==> flow/design.v <==
module fp1(sig1, sig2, exp1, exp2, sign1, sign2, signew, expnew, signnew);
input wire [10:0] sig1, sig2; 
input wire [3:0] exp1, exp2;
input wire sign1, sign2;
output wire [21:0] signew;
output wire [4:0] expnew;
output wire signnew;
assign expnew = exp1 + exp2 - 3'b111;
assign signew = sig1 * sig2;
assign signnew = sign1 ^ sign2;
endmodule
module fp2(sig, exp, sign, fp_result, under, over);
input wire [21:0] sig;
input wire [4:0] exp;
input wire sign;
output wire [15:0] fp_result;
output wire under, over;
reg [21:0] tempsig;
reg [4:0] tempexp;
reg underflow;
reg overflow;
always @(*)
begin
	if(sig[20]==1'b0)
		begin
			tempsig = sig >> 1;
			tempexp = exp + 1'b1;
		end
	else 
		begin
			tempsig = sig;
			tempexp = exp;
		end
	if (tempexp > 5'd24) underflow = 1'b1;
	else underflow = 1'b0;
	if (tempexp[4]==1) overflow = 1'b1;
	else overflow =1'b0;
end
assign fp_result = {sign, tempexp[3:0], tempsig[19:9] };
assign under = underflow;
assign over = overflow;
endmodule
module fp_mul(clk, op1, op2, result, under, over);
input wire clk;
input wire [15:0] op1, op2;
output reg [15:0] result;
output reg under, over;
reg [15:0] op1reg, op2reg;
wire [21:0] signew;
wire [4:0] expnew;
wire signnew;
wire [15:0] fp_result;
wire fp_under, fp_over;
always @(posedge clk)
begin
	op1reg <= op1;
	op2reg <= op2;
	result <= fp_result;
	under <= fp_under;
	over <= fp_over;
end
fp1 stage1(.sig1(op1reg[10:0]), .sig2(op2reg[10:0]), .exp1(op1reg[14:11]), .exp2(op2reg[14:11]),
	.sign1(op1reg[15]), .sign2(op2reg[15]), .signew(signew), .expnew(expnew), .signnew(signnew));
fp2 stage2(.sig(signew), .exp(expnew), .sign(signnew), .fp_result(fp_result), .under(fp_under), .over(fp_over));
endmodule
# Tool chain data of fp_mul
# Tool output for the design above, in the order of the flow.
# Lines are those of the file above, counted from 1.
setup:
  design: "fp_mul"
  clock: "clk"
  lib: "sky130hd"
  pvt_corner: "tt_025C_1v80"

# After elaboration
# Source: Yosys, flattened and elaborated, memories not mapped. Widths are those after wreduce. Registers that Yosys merges into a memory's read port (data or address) are not register bits. Print and check cells do not count. Equal cells are merged and count once.
op_classes:
  muxes: 4
  addsub: 3
  n_cmp: 1
  multipliers: 1
  logic: 1
ops:
  columns: ["op", "n"]
  rows:
  - ["11-bit by 11-bit multiplier with 21-bit output", 1]
  - ["19-bit 2-to-1 mux", 1]
  - ["4-bit by 4-bit adder with 5-bit output", 1]
  - ["5-bit by 1-bit adder with 5-bit output with constant B", 1]
  - ["5-bit by 3-bit subtractor with 5-bit output with constant B", 1]
  - ["5-bit > comparator with constant B", 1]
  - ["5-bit 2-to-1 mux", 1]
  - ["1-bit 2-to-1 mux", 2]
  - ["1-bit bitwise XOR", 1]
bits:
  ff_bits: 50
  out_inout_bits: 18

# Depth
# Depth = most cells in a row (Yosys ltp): at word level without a register or memory, in the mapped netlist without a sequential cell, where the memories' decode and read muxes count.
depth:
  word_depth: 6
  ABC_AREA: 0
  depth_mapped: 21
  depth_no_buf: 19

# Synthesis result
# Source: synth_stat.txt of the flow (Yosys; design flattened, memories mapped). It holds for the ABC_AREA given above (unset counts as 0); a run with the other value may have another netlist.
types:
  columns: ["cell_type", "n"]
  rows:
  - ["sky130_fd_sc_hd__fa_1", 79]
  - ["sky130_fd_sc_hd__dfxtp_1", 50]
  - ["sky130_fd_sc_hd__ha_1", 62]
  - ["sky130_fd_sc_hd__inv_1", 109]
  - ["sky130_fd_sc_hd__and2_1", 65]
  - ["sky130_fd_sc_hd__nand2_1", 61]
  - ["sky130_fd_sc_hd__xnor2_1", 10]
  - ["sky130_fd_sc_hd__clkbuf_1", 20]
  - ["sky130_fd_sc_hd__xor2_1", 7]
  - ["sky130_fd_sc_hd__a21oi_1", 11]
  - ["sky130_fd_sc_hd__nor3_1", 8]
  - ["sky130_fd_sc_hd__a21o_1", 5]
  - ["sky130_fd_sc_hd__o21a_1", 5]
  - ["sky130_fd_sc_hd__nand3_1", 7]
  - ["sky130_fd_sc_hd__o21ai_0", 7]
  - ["sky130_fd_sc_hd__a221oi_2", 2]
  - ["sky130_fd_sc_hd__mux2i_1", 3]
  - ["sky130_fd_sc_hd__a31o_2", 3]
# Not listed: further types 35, cells in them 52.
mapped:
  yosys_area_um2: 5371.4
  stdcells: 566
  ff_cells: 50
  buffers: 24
# By module: a second synthesis without flattening, with its own total; a netlist apart from the flattened one above.
hier_totals:
  hier_cells: 593
  area_unflattened_um2: 5511.5
# Each row is one instance without its submodules.
modules:
  columns: ["mod", "n_inst", "n_cells", "area_um2"]
  rows:
  - ["fp1", 1, 519, 4269.1]
  - ["fp_mul", 1, 50, 1001.0]
  - ["fp2", 1, 24, 241.5]

# Worst setup path after synthesis
# OpenSTA on the mapped netlist: ideal clock, no wires. The path of least setup slack (recovery checks aside). Input and output delay are each 20% of the period. Register names are those of the netlist, which keeps one name where synthesis merged equal registers.
synth_timing:
  path_kind: "reg-to-reg"
  from: "reg op2reg[10]"
  to: "reg result[4]"
  path_buffers: 2
  delay_ns: 5.314
  path_slack_ns: -0.014
  t_required_ns: 5.221
  driving_pins: 20
  t_arrival_ns: 5.235
  setup_time_ns: 0.079
  tclk_ns: 5.3
  synth_period_reached_ns: 5.314
# "delay_ns" = arrival - input delay + setup time.
# "driving_pins": output pins that drive a net of the path, with the launching flip-flop's if there is one; two outputs of one cell count as two.
# "synth_period_reached_ns" = period - worst setup slack (recovery checks aside). The figure is calculated, with input and output delays left at 20% of the set period.
# Between the ends stands the longest chain of elaborated cells between them, by number of cells; it is not shown to be the way that was timed. Of several equally long chains one is given.
# Each line given opens the expression or statement behind the cell; cells for indexed reads and writes are added by Yosys, which also makes memories of some case tables.
synth_between:
  cell_sequence: "sky130_fd_sc_hd__dfxtp_1 -> sky130_fd_sc_hd__clkbuf_1 -> sky130_fd_sc_hd__nand2_1 -> sky130_fd_sc_hd__fa_1 -> sky130_fd_sc_hd__fa_1 -> sky130_fd_sc_hd__inv_1 -> sky130_fd_sc_hd__fa_1 -> sky130_fd_sc_hd__fa_1 -> sky130_fd_sc_hd__inv_1 -> sky130_fd_sc_hd__fa_1 -> sky130_fd_sc_hd__inv_1 -> sky130_fd_sc_hd__ha_1 -> sky130_fd_sc_hd__and3_1 -> sky130_fd_sc_hd__and3_1 -> sky130_fd_sc_hd__o211ai_1 -> sky130_fd_sc_hd__a21boi_1 -> sky130_fd_sc_hd__o31ai_1 -> sky130_fd_sc_hd__clkbuf_1 -> sky130_fd_sc_hd__a21boi_0 -> sky130_fd_sc_hd__a211oi_2"
  elab_chain_len: 2
  cone_cells: 2
  lines_between: 2
  cone_classes: "mul: 1; mux: 1"
synth_rtl:
  columns: ["element", "line_no", "rtl"]
  rows:
  - ["start, declared", 48, "reg [15:0] op1reg, op2reg;"]
  - ["start, assigned", 57, "op2reg <= op2;"]
  - ["11-bit by 11-bit multiplier with 21-bit output", 9, "assign signew = sig1 * sig2;"]
  - ["19-bit 2-to-1 mux", 24, "if(sig[20]==1'b0)"]
  - ["end, assigned", 58, "result <= fp_result;"]
  - ["end, declared", 46, "output reg [15:0] result;"]

# Timing after layout
# From the final timing report of run B: the path of least setup slack in the routed layout; clock arrival at registers is part of the times.
layout_timing:
  path_kind: "reg-to-reg"
  from: "reg op2reg[2]"
  to: "reg result[7]"
  driving_pins: 20
  t_required_ns: 5.26
  tclk_ns: 5.04
  path_slack_ns: 0.05
  t_arrival_ns: 5.21
  path_buffers: 2
  setup_time_ns: 0.08
# Between the ends stands the longest chain of elaborated cells between them, by number of cells; it is not shown to be the way that was timed. Of several equally long chains one is given.
layout_between:
  cell_sequence: "sky130_fd_sc_hd__dfxtp_4 -> sky130_fd_sc_hd__buf_12 -> sky130_fd_sc_hd__nand2_2 -> sky130_fd_sc_hd__fa_1 -> sky130_fd_sc_hd__fa_1 -> sky130_fd_sc_hd__fa_1 -> sky130_fd_sc_hd__inv_2 -> sky130_fd_sc_hd__fa_1 -> sky130_fd_sc_hd__inv_1 -> sky130_fd_sc_hd__fa_1 -> sky130_fd_sc_hd__inv_2 -> sky130_fd_sc_hd__ha_4 -> sky130_fd_sc_hd__and3_4 -> sky130_fd_sc_hd__and3_4 -> sky130_fd_sc_hd__o211ai_1 -> sky130_fd_sc_hd__a21boi_2 -> sky130_fd_sc_hd__o31ai_4 -> sky130_fd_sc_hd__buf_4 -> sky130_fd_sc_hd__a31o_2 -> sky130_fd_sc_hd__a221oi_2"
  elab_chain_len: 2
  cone_cells: 2
  lines_between: 2
  cone_classes: "mul: 1; mux: 1"
layout_rtl:
  columns: ["element", "line_no", "rtl"]
  rows:
  - ["start, declared", 48, "reg [15:0] op1reg, op2reg;"]
  - ["start, assigned", 57, "op2reg <= op2;"]
  - ["11-bit by 11-bit multiplier with 21-bit output", 9, "assign signew = sig1 * sig2;"]
  - ["19-bit 2-to-1 mux", 24, "if(sig[20]==1'b0)"]
  - ["end, assigned", 58, "result <= fp_result;"]
  - ["end, declared", 46, "output reg [15:0] result;"]

# Stored flow runs of fp_mul (4 of them; Yosys, OpenROAD, sky130hd). They differ in their settings and are not a sequence. Constraints: input delay and output delay 20% of the set period each, output load 0.01 pF.
# "critical_path_time_ns" = time allowed to the worst setup path (clock period - input delay - output delay, where it has them) - its slack; a late launch clock adds to it, a late capture clock takes from it.
runs:
  - name: "run A"
    settings:
      CELL_PAD_IN_SITES_DETAIL_PLACEMENT: 2
      CORE_ASPECT_RATIO: 0.89
      CORE_MARGIN: 9
      CORE_UTILIZATION: 59
      MAX_ROUTING_LAYER: "met4"
      PLACE_DENSITY: 0.55
      SETUP_SLACK_MARGIN: 0.26
      TNS_END_PERCENT: 95
      period_ns: 5.3
      CAP_MARGIN: 20
      SLEW_MARGIN: 20
    outcome: "no results, placement failed with DPL-0033"
  - name: "run B"
    settings:
      CELL_PAD_IN_SITES_DETAIL_PLACEMENT: 0
      CORE_ASPECT_RATIO: 0.83
      CORE_MARGIN: 2
      CORE_UTILIZATION: 18
      CTS_CLUSTER_DIAMETER: 300
      CTS_CLUSTER_SIZE: 99
      PLACE_DENSITY_LB_ADDON: 0.22
      SLEW_MARGIN: 35
      TNS_END_PERCENT: 70
      period_ns: 5.04
      CAP_MARGIN: 20
    results:
      yosys.chip_area_um2: 5371.4
      final_die_area_um2: 31245.6
      finish.utilization_frac: 0.254
      setup_ws_ns: 0.053
      tns_setup_ns: 0.000
      critical_path_time_ns: 4.99
      worst_setup_path_type: "reg-to-reg"
  - name: "run C"
    settings:
      ABC_AREA: 1
      CAP_MARGIN: 30
      CELL_PAD_IN_SITES_DETAIL_PLACEMENT: 0
      CELL_PAD_IN_SITES_GLOBAL_PLACEMENT: 3
      CORE_ASPECT_RATIO: 1.6
      CORE_MARGIN: 6
      CORE_UTILIZATION: 60
      CTS_CLUSTER_DIAMETER: 226
      CTS_CLUSTER_SIZE: 99
      GPL_TIMING_DRIVEN: 1
      PLACE_DENSITY_LB_ADDON: 0.22
      SETUP_SLACK_MARGIN: 0.54
      SLEW_MARGIN: 35
      TNS_END_PERCENT: 70
      period_ns: 5.04
    outcome: "no results, placement failed with FLW-0024"
  - name: "run D"
    settings:
      SETUP_SLACK_MARGIN: 0.19
      period_ns: 5.15
      CAP_MARGIN: 20
      CORE_MARGIN: 2
      CORE_UTILIZATION: 40
      SLEW_MARGIN: 20
    results:
      yosys.chip_area_um2: 5371.4
      final_die_area_um2: 14371.2
      finish.utilization_frac: 0.533
      setup_ws_ns: 0.081
      tns_setup_ns: 0.000
      critical_path_time_ns: 5.07
      worst_setup_path_type: "reg-to-reg"
